==> flow/design.v <==
`timescale 1ns / 1ps
module chacha20_quarter#(parameter N = 32)(
    input wire [N-1:0] a,
    input wire [N-1:0] b,
    input wire [N-1:0] c,
    input wire [N-1:0] d,
    output wire [N-1:0] a_out,
    output wire [N-1:0] b_out,
    output wire [N-1:0] c_out,
    output wire [N-1:0] d_out
);
function [N-1:0] rotate_left;
    input [N-1:0] value;
    input integer amount;
    begin
        rotate_left = (value << amount) | (value >> (32 - amount));
    end
endfunction
wire [N-1:0] a1, b1, c1, d1;
wire [N-1:0] a2, b2, c2, d2;
assign a1 = a + b;
assign d1 = rotate_left(d ^ a1, 16);
assign c1 = c + d1;
assign b1 = rotate_left(b ^ c1, 12);
assign a2 = a1 + b1;
assign d2 = rotate_left(d1 ^ a2, 8);
assign c2 = c1 + d2;
assign b2 = rotate_left(b1 ^ c2, 7);
assign a_out = a2;
assign b_out = b2;
assign c_out = c2;
assign d_out = d2;
endmodule
`timescale 1ns / 1ps
module multiple_rounds#(parameter N = 32, parameter M= 20)(
  input clk, input rst,
  input wire [N-1:0] a,
  input wire [N-1:0] b,
  input wire [N-1:0] c,
  input wire [N-1:0] d,
  output wire [N-1:0] a_out,
  output wire [N-1:0] b_out,
  output wire [N-1:0] c_out,
  output wire [N-1:0] d_out,
  output reg ready);
  reg [N-1:0] a_hold_0;
  reg [N-1:0] b_hold_0;
  reg [N-1:0] c_hold_0;
  reg [N-1:0] d_hold_0;
  wire [N-1:0] a_next_0;
  wire [N-1:0] b_next_0;
  wire [N-1:0] c_next_0;
  wire [N-1:0] d_next_0;
  reg [N-1:0] a_hold_1;
  reg [N-1:0] b_hold_1;
  reg [N-1:0] c_hold_1;
  reg [N-1:0] d_hold_1;
  wire [N-1:0] a_next_1;
  wire [N-1:0] b_next_1;
  wire [N-1:0] c_next_1;
  wire [N-1:0] d_next_1;
  reg [N-1:0] a_hold_2;
  reg [N-1:0] b_hold_2;
  reg [N-1:0] c_hold_2;
  reg [N-1:0] d_hold_2;
  wire [N-1:0] a_next_2;
  wire [N-1:0] b_next_2;
  wire [N-1:0] c_next_2;
  wire [N-1:0] d_next_2;
  reg [N-1:0] a_hold_3;
  reg [N-1:0] b_hold_3;
  reg [N-1:0] c_hold_3;
  reg [N-1:0] d_hold_3;
  wire [N-1:0] a_next_3;
  wire [N-1:0] b_next_3;
  wire [N-1:0] c_next_3;
  wire [N-1:0] d_next_3;
  reg [N-1:0] a_hold_4;
  reg [N-1:0] b_hold_4;
  reg [N-1:0] c_hold_4;
  reg [N-1:0] d_hold_4;
  wire [N-1:0] a_next_4;
  wire [N-1:0] b_next_4;
  wire [N-1:0] c_next_4;
  wire [N-1:0] d_next_4;
  reg [N-1:0] a_hold_5;
  reg [N-1:0] b_hold_5;
  reg [N-1:0] c_hold_5;
  reg [N-1:0] d_hold_5;
  wire [N-1:0] a_next_5;
  wire [N-1:0] b_next_5;
  wire [N-1:0] c_next_5;
  wire [N-1:0] d_next_5;
  reg [N-1:0] a_hold_6;
  reg [N-1:0] b_hold_6;
  reg [N-1:0] c_hold_6;
  reg [N-1:0] d_hold_6;
  wire [N-1:0] a_next_6;
  wire [N-1:0] b_next_6;
  wire [N-1:0] c_next_6;
  wire [N-1:0] d_next_6;
  reg [N-1:0] a_hold_7;
  reg [N-1:0] b_hold_7;
  reg [N-1:0] c_hold_7;
  reg [N-1:0] d_hold_7;
  wire [N-1:0] a_next_7;
  wire [N-1:0] b_next_7;
  wire [N-1:0] c_next_7;
  wire [N-1:0] d_next_7;
  reg [N-1:0] a_hold_8;
  reg [N-1:0] b_hold_8;
  reg [N-1:0] c_hold_8;
  reg [N-1:0] d_hold_8;
  wire [N-1:0] a_next_8;
  wire [N-1:0] b_next_8;
  wire [N-1:0] c_next_8;
  wire [N-1:0] d_next_8;
  reg [N-1:0] a_hold_9;
  reg [N-1:0] b_hold_9;
  reg [N-1:0] c_hold_9;
  reg [N-1:0] d_hold_9;
  wire [N-1:0] a_next_9;
  wire [N-1:0] b_next_9;
  wire [N-1:0] c_next_9;
  wire [N-1:0] d_next_9;
  reg [N-1:0] a_hold_10;
  reg [N-1:0] b_hold_10;
  reg [N-1:0] c_hold_10;
  reg [N-1:0] d_hold_10;
  reg [4:0] count;
  reg [4:0] count_next;
  chacha20_quarter rounds_dut0(.a(a_hold_0),.b(b_hold_0),
                              .c(c_hold_0),.d(d_hold_0),
                              .a_out(a_next_0),.b_out(b_next_0),
                              .c_out(c_next_0),.d_out(d_next_0));
  chacha20_quarter rounds_dut1(.a(a_hold_1),.b(b_hold_1),
                              .c(c_hold_1),.d(d_hold_1),
                              .a_out(a_next_1),.b_out(b_next_1),
                              .c_out(c_next_1),.d_out(d_next_1));
  chacha20_quarter rounds_dut2(.a(a_hold_2),.b(b_hold_2),
                              .c(c_hold_2),.d(d_hold_2),
                              .a_out(a_next_2),.b_out(b_next_2),
                              .c_out(c_next_2),.d_out(d_next_2));
  chacha20_quarter rounds_dut3(.a(a_hold_3),.b(b_hold_3),
                              .c(c_hold_3),.d(d_hold_3),
                              .a_out(a_next_3),.b_out(b_next_3),
                              .c_out(c_next_3),.d_out(d_next_3));
  chacha20_quarter rounds_dut4(.a(a_hold_4),.b(b_hold_4),
                              .c(c_hold_4),.d(d_hold_4),
                              .a_out(a_next_4),.b_out(b_next_4),
                              .c_out(c_next_4),.d_out(d_next_4));
  chacha20_quarter rounds_dut5(.a(a_hold_5),.b(b_hold_5),
                              .c(c_hold_5),.d(d_hold_5),
                              .a_out(a_next_5),.b_out(b_next_5),
                              .c_out(c_next_5),.d_out(d_next_5)); 
  chacha20_quarter rounds_dut6(.a(a_hold_6),.b(b_hold_6),
                              .c(c_hold_6),.d(d_hold_6),
                              .a_out(a_next_6),.b_out(b_next_6),
                              .c_out(c_next_6),.d_out(d_next_6));   
  chacha20_quarter rounds_dut7(.a(a_hold_7),.b(b_hold_7),
                              .c(c_hold_7),.d(d_hold_7),
                              .a_out(a_next_7),.b_out(b_next_7),
                              .c_out(c_next_7),.d_out(d_next_7)); 
  chacha20_quarter rounds_dut8(.a(a_hold_8),.b(b_hold_8),
                              .c(c_hold_8),.d(d_hold_8),
                              .a_out(a_next_8),.b_out(b_next_8),
                              .c_out(c_next_8),.d_out(d_next_8));
  chacha20_quarter rounds_dut9(.a(a_hold_9),.b(b_hold_9),
                              .c(c_hold_9),.d(d_hold_9),
                              .a_out(a_next_9),.b_out(b_next_9),
                              .c_out(c_next_9),.d_out(d_next_9));                                                     
  always@(posedge clk or negedge rst)begin
    if(~rst)begin
      a_hold_0 <= 'b0;
      b_hold_0 <= 'b0;
      c_hold_0 <= 'b0;
      d_hold_0 <= 'b0;
    end
    else begin
      a_hold_0 <= a;
      b_hold_0 <= b;
      c_hold_0 <= c;
      d_hold_0 <= d;
    end
  end
  always@(posedge clk or negedge rst)begin
    if(~rst)begin
      a_hold_1 <= 'b0;
      b_hold_1 <= 'b0;
      c_hold_1 <= 'b0;
      d_hold_1 <= 'b0;
    end
    else begin
      a_hold_1 <= a_next_0;
      b_hold_1 <= b_next_0;
      c_hold_1 <= c_next_0;
      d_hold_1 <= d_next_0;
    end
  end
  always@(posedge clk or negedge rst)begin
    if(~rst)begin
      a_hold_2 <= 'b0;
      b_hold_2 <= 'b0;
      c_hold_2 <= 'b0;
      d_hold_2 <= 'b0;
    end
    else begin
      a_hold_2 <= a_next_1;
      b_hold_2 <= b_next_1;
      c_hold_2 <= c_next_1;
      d_hold_2 <= d_next_1;
    end
  end
  always@(posedge clk or negedge rst)begin
    if(~rst)begin
      a_hold_3 <= 'b0;
      b_hold_3 <= 'b0;
      c_hold_3 <= 'b0;
      d_hold_3 <= 'b0;
    end
    else begin
      a_hold_3 <= a_next_2;
      b_hold_3 <= b_next_2;
      c_hold_3 <= c_next_2;
      d_hold_3 <= d_next_2;
    end
  end
  always@(posedge clk or negedge rst)begin
    if(~rst)begin
      a_hold_4 <= 'b0;
      b_hold_4 <= 'b0;
      c_hold_4 <= 'b0;
      d_hold_4 <= 'b0;
    end
    else begin
      a_hold_4 <= a_next_3;
      b_hold_4 <= b_next_3;
      c_hold_4 <= c_next_3;
      d_hold_4 <= d_next_3;
    end
  end
  always@(posedge clk or negedge rst)begin
    if(~rst)begin
      a_hold_5 <= 'b0;
      b_hold_5 <= 'b0;
      c_hold_5 <= 'b0;
      d_hold_5 <= 'b0;
    end
    else begin
      a_hold_5 <= a_next_4;
      b_hold_5 <= b_next_4;
      c_hold_5 <= c_next_4;
      d_hold_5 <= d_next_4;
    end
  end 
  always@(posedge clk or negedge rst)begin
    if(~rst)begin
      a_hold_6 <= 'b0;
      b_hold_6 <= 'b0;
      c_hold_6 <= 'b0;
      d_hold_6 <= 'b0;
    end
    else begin
      a_hold_6 <= a_next_5;
      b_hold_6 <= b_next_5;
      c_hold_6 <= c_next_5;
      d_hold_6 <= d_next_5;
    end
  end 
  always@(posedge clk or negedge rst)begin
    if(~rst)begin
      a_hold_7 <= 'b0;
      b_hold_7 <= 'b0;
      c_hold_7 <= 'b0;
      d_hold_7 <= 'b0;
    end
    else begin
      a_hold_7 <= a_next_6;
      b_hold_7 <= b_next_6;
      c_hold_7 <= c_next_6;
      d_hold_7 <= d_next_6;
    end
  end 
  always@(posedge clk or negedge rst)begin
    if(~rst)begin
      a_hold_8 <= 'b0;
      b_hold_8 <= 'b0;
      c_hold_8 <= 'b0;
      d_hold_8 <= 'b0;
    end
    else begin
      a_hold_8 <= a_next_7;
      b_hold_8 <= b_next_7;
      c_hold_8 <= c_next_7;
      d_hold_8 <= d_next_7;
    end
  end
  always@(posedge clk or negedge rst)begin
    if(~rst)begin
      a_hold_9 <= 'b0;
      b_hold_9 <= 'b0;
      c_hold_9 <= 'b0;
      d_hold_9 <= 'b0;
    end
    else begin
      a_hold_9 <= a_next_8;
      b_hold_9 <= b_next_8;
      c_hold_9 <= c_next_8;
      d_hold_9 <= d_next_8;
    end
  end
  always@(posedge clk or negedge rst)begin
    if(~rst)begin
      a_hold_10 <= 'b0;
      b_hold_10 <= 'b0;
      c_hold_10 <= 'b0;
      d_hold_10 <= 'b0;
      ready <= 'b0;
    end
    else begin
      a_hold_10 <= a_next_9;
      b_hold_10 <= b_next_9;
      c_hold_10 <= c_next_9;
      d_hold_10 <= d_next_9;
      ready <= 1'b1;
    end
  end
  assign a_out = a_hold_10;
  assign b_out = b_hold_10;
  assign c_out = c_hold_10;
  assign d_out = d_hold_10;
endmodule
== From RTL to reports: multiple_rounds ==
What the tools print for multiple_rounds, step after step.
Lines are those of the file above, counted from 1.
Operators carry their Yosys type and port widths (W data, S select, Z words).
Library cell names are shortened.
The mark n/a stands for no value.
Inputs
  top: multiple_rounds
  clock input: clk
  standard-cell library: sky130hd
  library corner: tt_025C_1v80

== Word-level counts ==
Counts by Yosys on the flattened word-level netlist (proc, flatten, opt, wreduce; memories kept). Register bits leave out memories and registers merged into their read ports (data or address); mux counts leave out enables and synchronous resets folded into registers. Print and check cells are left out. Cells with the same type and inputs are merged into one.
Storage and ports
  register bits after elaboration: 1409
  input bits: 130
  output and inout port bits: 129
  cells after elaboration: 165
Cells by class
  $add $sub $neg: 40
  bitwise gates (word level): 80
Operators by type and width (count)
  $add A32 B32 Y32: 40
  $xor A32 B32 Y32: 40
  $or A32 B12 Y32: 10
  $or A32 B16 Y32: 10
  $or A32 B7 Y32: 10
  $or A32 B8 Y32: 10

== Longest topological paths ==
Depth = most cells in a row (Yosys ltp): at word level without a register or memory, in the mapped netlist without a sequential cell, where the memories' decode and read muxes count.
Logic depth
  depth in word-level cells: 12
  ABC_AREA: 0
  mapped depth: 52
  mapped depth without buffers: 52

== Netlist ==
Yosys stat after the flow's synthesis: flattened, memories mapped to cells. It holds for the ABC_AREA given above (unset counts as 0); a run with the other value may have another netlist.
Mapped netlist
  cells in the netlist: 10643
  synthesis area: 105329.8 µm²
  sequential part of the area: 35258.8 µm²
  mapped flip-flops: 1409
  buffers: 39
Cell types
  dfrtp_1: count 1409, area in all 3.53E+04 µm²
  ha_1: count 1266, area in all 1.58E+04 µm²
  xor2_1: count 1504, area in all 1.32E+04 µm²
  xnor2_1: count 878, area in all 7.69E+03 µm²
  a21oi_1: count 966, area in all 4.83E+03 µm²
  a21o_1: count 601, area in all 4.51E+03 µm²
  o21ai_0: count 481, area in all 2.41E+03 µm²
  nor2_1: count 567, area in all 2.13E+03 µm²
  nand2_1: count 478, area in all 1.79E+03 µm²
  inv_1: count 352, area in all 1.32E+03 µm²
  o21bai_1: count 157, area in all 1178.63 µm²
  o21a_1: count 152, area in all 1.14E+03 µm²
  a211oi_1: count 118, area in all 885.85 µm²
  nand3_1: count 177, area in all 885.85 µm²
  nand2b_1: count 131, area in all 819.536 µm²
  fa_1: count 40, area in all 800.768 µm²
  nor2b_1: count 125, area in all 782 µm²
  and3_1: count 100, area in all 625.6 µm²
Not listed: further types 83, cells in them 1141.
The figures by module come from a second, unflattened synthesis with its own total; it is not the netlist above.
Second synthesis, totals
  cell total of the unflattened synthesis: 11620
  area total of the unflattened synthesis: 113012.1 µm²
Each row is one instance without its submodules.
Modules
  chacha20_quarter: times used 10, cells 1021, area 7775.0 µm², seq. area 0.0 µm²
  multiple_rounds: times used 1, cells 1410, area 35262.6 µm², seq. area 35258.8 µm²

== Worst setup path after synthesis ==
Source: OpenSTA report_checks on the synthesized netlist (no wires, ideal clock, input and output delay 20% of the period each), path of least setup slack; recovery checks are left aside. Register names are those of the netlist, which keeps one name where synthesis merged equal registers.
Timing after synthesis
  path type: reg-to-reg
  start: register b_hold_6[0]
  end: register b_hold_7[5]
  period: 18.0 ns
  setup time: 0.079 ns
  launch time at the first pin: 0.000 ns
  data arrival time: 10.305 ns
  required time: 17.921 ns
  path slack: 7.616 ns
  delay of the path: 10.384 ns
  stages on the path: 46
  buffers on the path: 0
  synthesis period reached: 10.384 ns
"delay of the path" is the arrival time less input delay plus setup time.
"stages on the path": output pins that drive a net of the path, with the launching flip-flop's if there is one; two outputs of one cell count as two.
"synthesis period reached" is the clock period less the worst setup slack; recovery checks do not enter. This is arithmetic on one report: input and output delays are still those of the set period (20% each).
Between the ends stands the longest chain of elaborated cells between them, by number of cells; it is not shown to be the way that was timed. Of several equally long chains one is given.
A line is the first line of the expression or statement that the cell stems from. Yosys adds cells for indexed reads and writes and turns some case tables into memories.
On the way, after synthesis
  cells stage by stage: dfrtp_1 > ha_1 > fa_1 > a211oi_1 > nor2_1 > a211oi_1 > a211oi_1 > o21a_1 > nor2_1 > o21ai_0 > a21oi_1 > xnor2_1 > xor2_1 > ha_1 > nor2b_1 > a311o_1 > o311a_1 > a221oi_2 > (+10 left out) > a221o_1 > nor3_2 > o31ai_1 > a221o_1 > a21oi_2 > xor3_1 > ha_1 > a21o_1 > a21oi_1 > a21boi_0 > a31oi_1 > a21oi_1 > a221oi_1 > o21ai_0 > a21o_1 > nor4b_1 > a211o_1 > xor2_1
  length of the longest elaborated chain: 12
  elaborated cells on any way between the ends: 12
  source lines of those cells: 9
  those cells by class: 4 x add/sub; 8 x logic
Ends and longest elaborated chain, after synthesis
  start, declared: RTL line 95  | reg [N-1:0] b_hold_6;
  start, assigned: RTL line 259  | b_hold_6 <= 'b0;
  start, assigned: RTL line 265  | b_hold_6 <= b_next_5;
  $add A32 B32 Y32: RTL line 21  | assign a1 = a + b;
  $xor A32 B32 Y32: RTL line 22  | assign d1 = rotate_left(d ^ a1, 16);
  $or A32 B16 Y32: RTL line 16  | rotate_left = (value << amount) | (value >> (32 - amount));
  $add A32 B32 Y32: RTL line 23  | assign c1 = c + d1;
  $xor A32 B32 Y32: RTL line 24  | assign b1 = rotate_left(b ^ c1, 12);
  $or A32 B12 Y32: RTL line 16
  $add A32 B32 Y32: RTL line 25  | assign a2 = a1 + b1;
  $xor A32 B32 Y32: RTL line 26  | assign d2 = rotate_left(d1 ^ a2, 8);
  $or A32 B8 Y32: RTL line 16
  $add A32 B32 Y32: RTL line 27  | assign c2 = c1 + d2;
  $xor A32 B32 Y32: RTL line 28  | assign b2 = rotate_left(b1 ^ c2, 7);
  $or A32 B7 Y32: RTL line 16
  end, assigned: RTL line 273  | b_hold_7 <= 'b0;
  end, assigned: RTL line 279  | b_hold_7 <= b_next_6;
  end, declared: RTL line 103  | reg [N-1:0] b_hold_7;
Nets of the timed path that keep an RTL name, with a line that drives or declares them; the list need not be complete.
Nets with RTL names, path after synthesis (RTL line)
  d_next_6[7]: 16
  c_next_6[30]: 27

== Worst path after layout ==
Path of least setup slack in the final report of entry A (OpenROAD, finished layout, wires in). Where an end is a register, its clock arrival counts in the times.
Timing post-layout
  path type: reg-to-reg
  start: register b_hold_3[0]
  end: register b_hold_4[5]
  period: 25.7 ns
  setup time: 0.14 ns
  launch time at the first pin: 0.84 ns
  data arrival time: 16.95 ns
  required time: 26.41 ns
  path slack: 9.46 ns
  stages on the path: 54
  buffers on the path: 1
Between the ends stands the longest chain of elaborated cells between them, by number of cells; it is not shown to be the way that was timed. Of several equally long chains one is given.
On the way, post-layout
  cells stage by stage: dfrtp_1 > ha_1 > inv_1 > fa_1 > nor2b_1 > o21ai_0 > a21boi_0 > o21ai_0 > a211oi_1 > o2111ai_1 > nand2_1 > xor2_1 > xor2_1 > ha_1 > fa_1 > a21o_1 > a21o_1 > a31oi_1 > (+18 left out) > nor2_1 > xnor2_1 > xor2_1 > ha_1 > inv_1 > fa_1 > nor2b_1 > o21ai_0 > a21oi_1 > a41o_1 > o41ai_1 > clkdlybuf4s15_2 > o221a_2 > o31ai_1 > a221o_1 > a21oi_1 > xnor2_1 > xor2_1
  length of the longest elaborated chain: 12
  elaborated cells on any way between the ends: 12
  source lines of those cells: 9
  those cells by class: 4 x add/sub; 8 x logic
Ends and longest elaborated chain, post-layout
  start, declared: RTL line 71  | reg [N-1:0] b_hold_3;
  start, assigned: RTL line 217  | b_hold_3 <= 'b0;
  start, assigned: RTL line 223  | b_hold_3 <= b_next_2;
  $add A32 B32 Y32: RTL line 21  | assign a1 = a + b;
  $xor A32 B32 Y32: RTL line 22  | assign d1 = rotate_left(d ^ a1, 16);
  $or A32 B16 Y32: RTL line 16  | rotate_left = (value << amount) | (value >> (32 - amount));
  $add A32 B32 Y32: RTL line 23  | assign c1 = c + d1;
  $xor A32 B32 Y32: RTL line 24  | assign b1 = rotate_left(b ^ c1, 12);
  $or A32 B12 Y32: RTL line 16
  $add A32 B32 Y32: RTL line 25  | assign a2 = a1 + b1;
  $xor A32 B32 Y32: RTL line 26  | assign d2 = rotate_left(d1 ^ a2, 8);
  $or A32 B8 Y32: RTL line 16
  $add A32 B32 Y32: RTL line 27  | assign c2 = c1 + d2;
  $xor A32 B32 Y32: RTL line 28  | assign b2 = rotate_left(b1 ^ c2, 7);
  $or A32 B7 Y32: RTL line 16
  end, assigned: RTL line 231  | b_hold_4 <= 'b0;
  end, assigned: RTL line 237  | b_hold_4 <= b_next_3;
  end, declared: RTL line 79  | reg [N-1:0] b_hold_4;
Nets of the timed path that keep an RTL name, with a line that drives or declares them; the list need not be complete.
Nets with RTL names, path post-layout (RTL line)
  a_next_3[24]: 25
  d_next_3[0]: 16
  c_next_3[30]: 27

Appendix: measured runs

Record of 4 stored runs of the RTL-to-layout flow on multiple_rounds, platform sky130hd. The runs are unordered. Constraints: input delay and output delay 20% of the set period each, output load 0.01 pF.
"achieved clock period (ns)" means the clock period less the worst setup slack. The figure is calculated, with input and output delays left at 20% of the set period.
By "worst setup path time (ns)" is meant the share of the clock period that the worst setup path is allowed (20% is reserved at inputs, 20% at outputs), minus its slack. Clock arrival times at its registers enter into it.

Flow files of entry A
==> flow/run.sh <==
#!/bin/bash
# the make line also repeats the synthesis and layout settings of config.mk as NAME=value (left out here)
make -C /OpenROAD-flow-scripts/flow DESIGN_CONFIG=/design/flow/config.mk WORK_HOME=/design/flow/orfs CLKGATE_MAP_FILE= finish
==> flow/config.mk <==
export PLATFORM = sky130hd
export DESIGN_NAME = multiple_rounds
export DESIGN_NICKNAME = multiple_rounds
export VERILOG_FILES = /design/flow/design.v
export SDC_FILE = /design/flow/constraint.sdc
export NUM_CORES = 4
export LEC_CHECK = 0
export CAP_MARGIN = 40
export CELL_PAD_IN_SITES_GLOBAL_PLACEMENT = 2
export CORE_ASPECT_RATIO = 0.92
export CORE_MARGIN = 2
export CORE_UTILIZATION = 40
export MAX_ROUTING_LAYER = met4
export SLEW_MARGIN = 25
export TNS_END_PERCENT = 55
==> flow/constraint.sdc <==
create_clock -name core_clock -period 25.7 [get_ports {clk}]
set_input_delay 5.1400 -clock core_clock [delete_from_list [all_inputs] [get_ports {clk}]]
set_output_delay 5.1400 -clock core_clock [all_outputs]
set_load 0.01 [all_outputs]

report of entry A
yosys chip area after synthesis (um^2): 105329.8
finish__design__die__area: 267447.0
finish__design__instance__area__stdcell: 119338.0
finish__design__instance__utilization: 0.4560
finish__timing__setup__ws: 9.460
finish__timing__setup__tns: 0.000
finish__timing__hold__ws: 0.635
achieved clock period (ns): 16.240
worst setup path time (ns): 16.24
worst setup path kind: reg-to-reg

Flow files of entry B
==> flow/run.sh <==
#!/bin/bash
# the make line also repeats the synthesis and layout settings of config.mk as NAME=value (left out here)
make -C /OpenROAD-flow-scripts/flow DESIGN_CONFIG=/design/flow/config.mk WORK_HOME=/design/flow/orfs CLKGATE_MAP_FILE= finish
==> flow/config.mk <==
export PLATFORM = sky130hd
export DESIGN_NAME = multiple_rounds
export DESIGN_NICKNAME = multiple_rounds
export VERILOG_FILES = /design/flow/design.v
export SDC_FILE = /design/flow/constraint.sdc
export NUM_CORES = 4
export LEC_CHECK = 0
export CAP_MARGIN = 25
export CELL_PAD_IN_SITES_DETAIL_PLACEMENT = 0
export CELL_PAD_IN_SITES_GLOBAL_PLACEMENT = 2
export CORE_ASPECT_RATIO = 0.92
export CORE_MARGIN = 8
export CORE_UTILIZATION = 54
export CTS_CLUSTER_DIAMETER = 39
export CTS_CLUSTER_SIZE = 96
export GPL_TIMING_DRIVEN = 0
export MAX_ROUTING_LAYER = met5
export PLACE_DENSITY_LB_ADDON = 0.15
export SLEW_MARGIN = 20
export TNS_END_PERCENT = 40
==> flow/constraint.sdc <==
create_clock -name core_clock -period 20.5 [get_ports {clk}]
set_input_delay 4.1000 -clock core_clock [delete_from_list [all_inputs] [get_ports {clk}]]
set_output_delay 4.1000 -clock core_clock [all_outputs]
set_load 0.01 [all_outputs]

report of entry B
yosys chip area after synthesis (um^2): 105329.8
finish__design__die__area: 209455.0
finish__design__instance__area__stdcell: 119362.0
finish__design__instance__utilization: 0.6155
finish__timing__setup__ws: 4.289
finish__timing__setup__tns: 0.000
finish__timing__hold__ws: 0.691
achieved clock period (ns): 16.211
worst setup path time (ns): 16.21
worst setup path kind: reg-to-reg

Flow files of entry C
==> flow/run.sh <==
#!/bin/bash
# the make line also repeats the synthesis and layout settings of config.mk as NAME=value (left out here)
make -C /OpenROAD-flow-scripts/flow DESIGN_CONFIG=/design/flow/config.mk WORK_HOME=/design/flow/orfs CLKGATE_MAP_FILE= finish
==> flow/config.mk <==
export PLATFORM = sky130hd
export DESIGN_NAME = multiple_rounds
export DESIGN_NICKNAME = multiple_rounds
export VERILOG_FILES = /design/flow/design.v
export SDC_FILE = /design/flow/constraint.sdc
export NUM_CORES = 4
export LEC_CHECK = 0
export CAP_MARGIN = 10
export CELL_PAD_IN_SITES_GLOBAL_PLACEMENT = 3
export CORE_MARGIN = 3
export CORE_UTILIZATION = 63
export GPL_ROUTABILITY_DRIVEN = 1
export GPL_TIMING_DRIVEN = 0
export HOLD_SLACK_MARGIN = 0.1
export MIN_ROUTING_LAYER = met2
export PLACE_DENSITY = 0.44
export SETUP_SLACK_MARGIN = 4.72
export SLEW_MARGIN = 20
==> flow/constraint.sdc <==
create_clock -name core_clock -period 21.7 [get_ports {clk}]
set_input_delay 4.3400 -clock core_clock [delete_from_list [all_inputs] [get_ports {clk}]]
set_output_delay 4.3400 -clock core_clock [all_outputs]
set_load 0.01 [all_outputs]

report of entry C: did not finish, place, GPL-0301

Flow files of entry D
==> flow/run.sh <==
#!/bin/bash
# the make line also repeats the synthesis and layout settings of config.mk as NAME=value (left out here)
make -C /OpenROAD-flow-scripts/flow DESIGN_CONFIG=/design/flow/config.mk WORK_HOME=/design/flow/orfs CLKGATE_MAP_FILE= finish
==> flow/config.mk <==
export PLATFORM = sky130hd
export DESIGN_NAME = multiple_rounds
export DESIGN_NICKNAME = multiple_rounds
export VERILOG_FILES = /design/flow/design.v
export SDC_FILE = /design/flow/constraint.sdc
export NUM_CORES = 4
export LEC_CHECK = 0
export CAP_MARGIN = 20
export CELL_PAD_IN_SITES_DETAIL_PLACEMENT = 2
export CELL_PAD_IN_SITES_GLOBAL_PLACEMENT = 2
export CORE_ASPECT_RATIO = 1.23
export CORE_MARGIN = 2
export CORE_UTILIZATION = 25
export CTS_CLUSTER_DIAMETER = 23
export GPL_TIMING_DRIVEN = 0
export PLACE_DENSITY_LB_ADDON = 0.17
export SETUP_SLACK_MARGIN = 1.06
export SLEW_MARGIN = 20
==> flow/constraint.sdc <==
create_clock -name core_clock -period 17.2 [get_ports {clk}]
set_input_delay 3.4400 -clock core_clock [delete_from_list [all_inputs] [get_ports {clk}]]
set_output_delay 3.4400 -clock core_clock [all_outputs]
set_load 0.01 [all_outputs]

report of entry D
yosys chip area after synthesis (um^2): 105329.8
finish__design__die__area: 426554.0
finish__design__instance__area__stdcell: 131710.0
finish__design__instance__utilization: 0.3137
finish__timing__setup__ws: 1.717
finish__timing__setup__tns: 0.000
finish__timing__hold__ws: 0.709
achieved clock period (ns): 15.483
worst setup path time (ns): 15.48
worst setup path kind: reg-to-reg
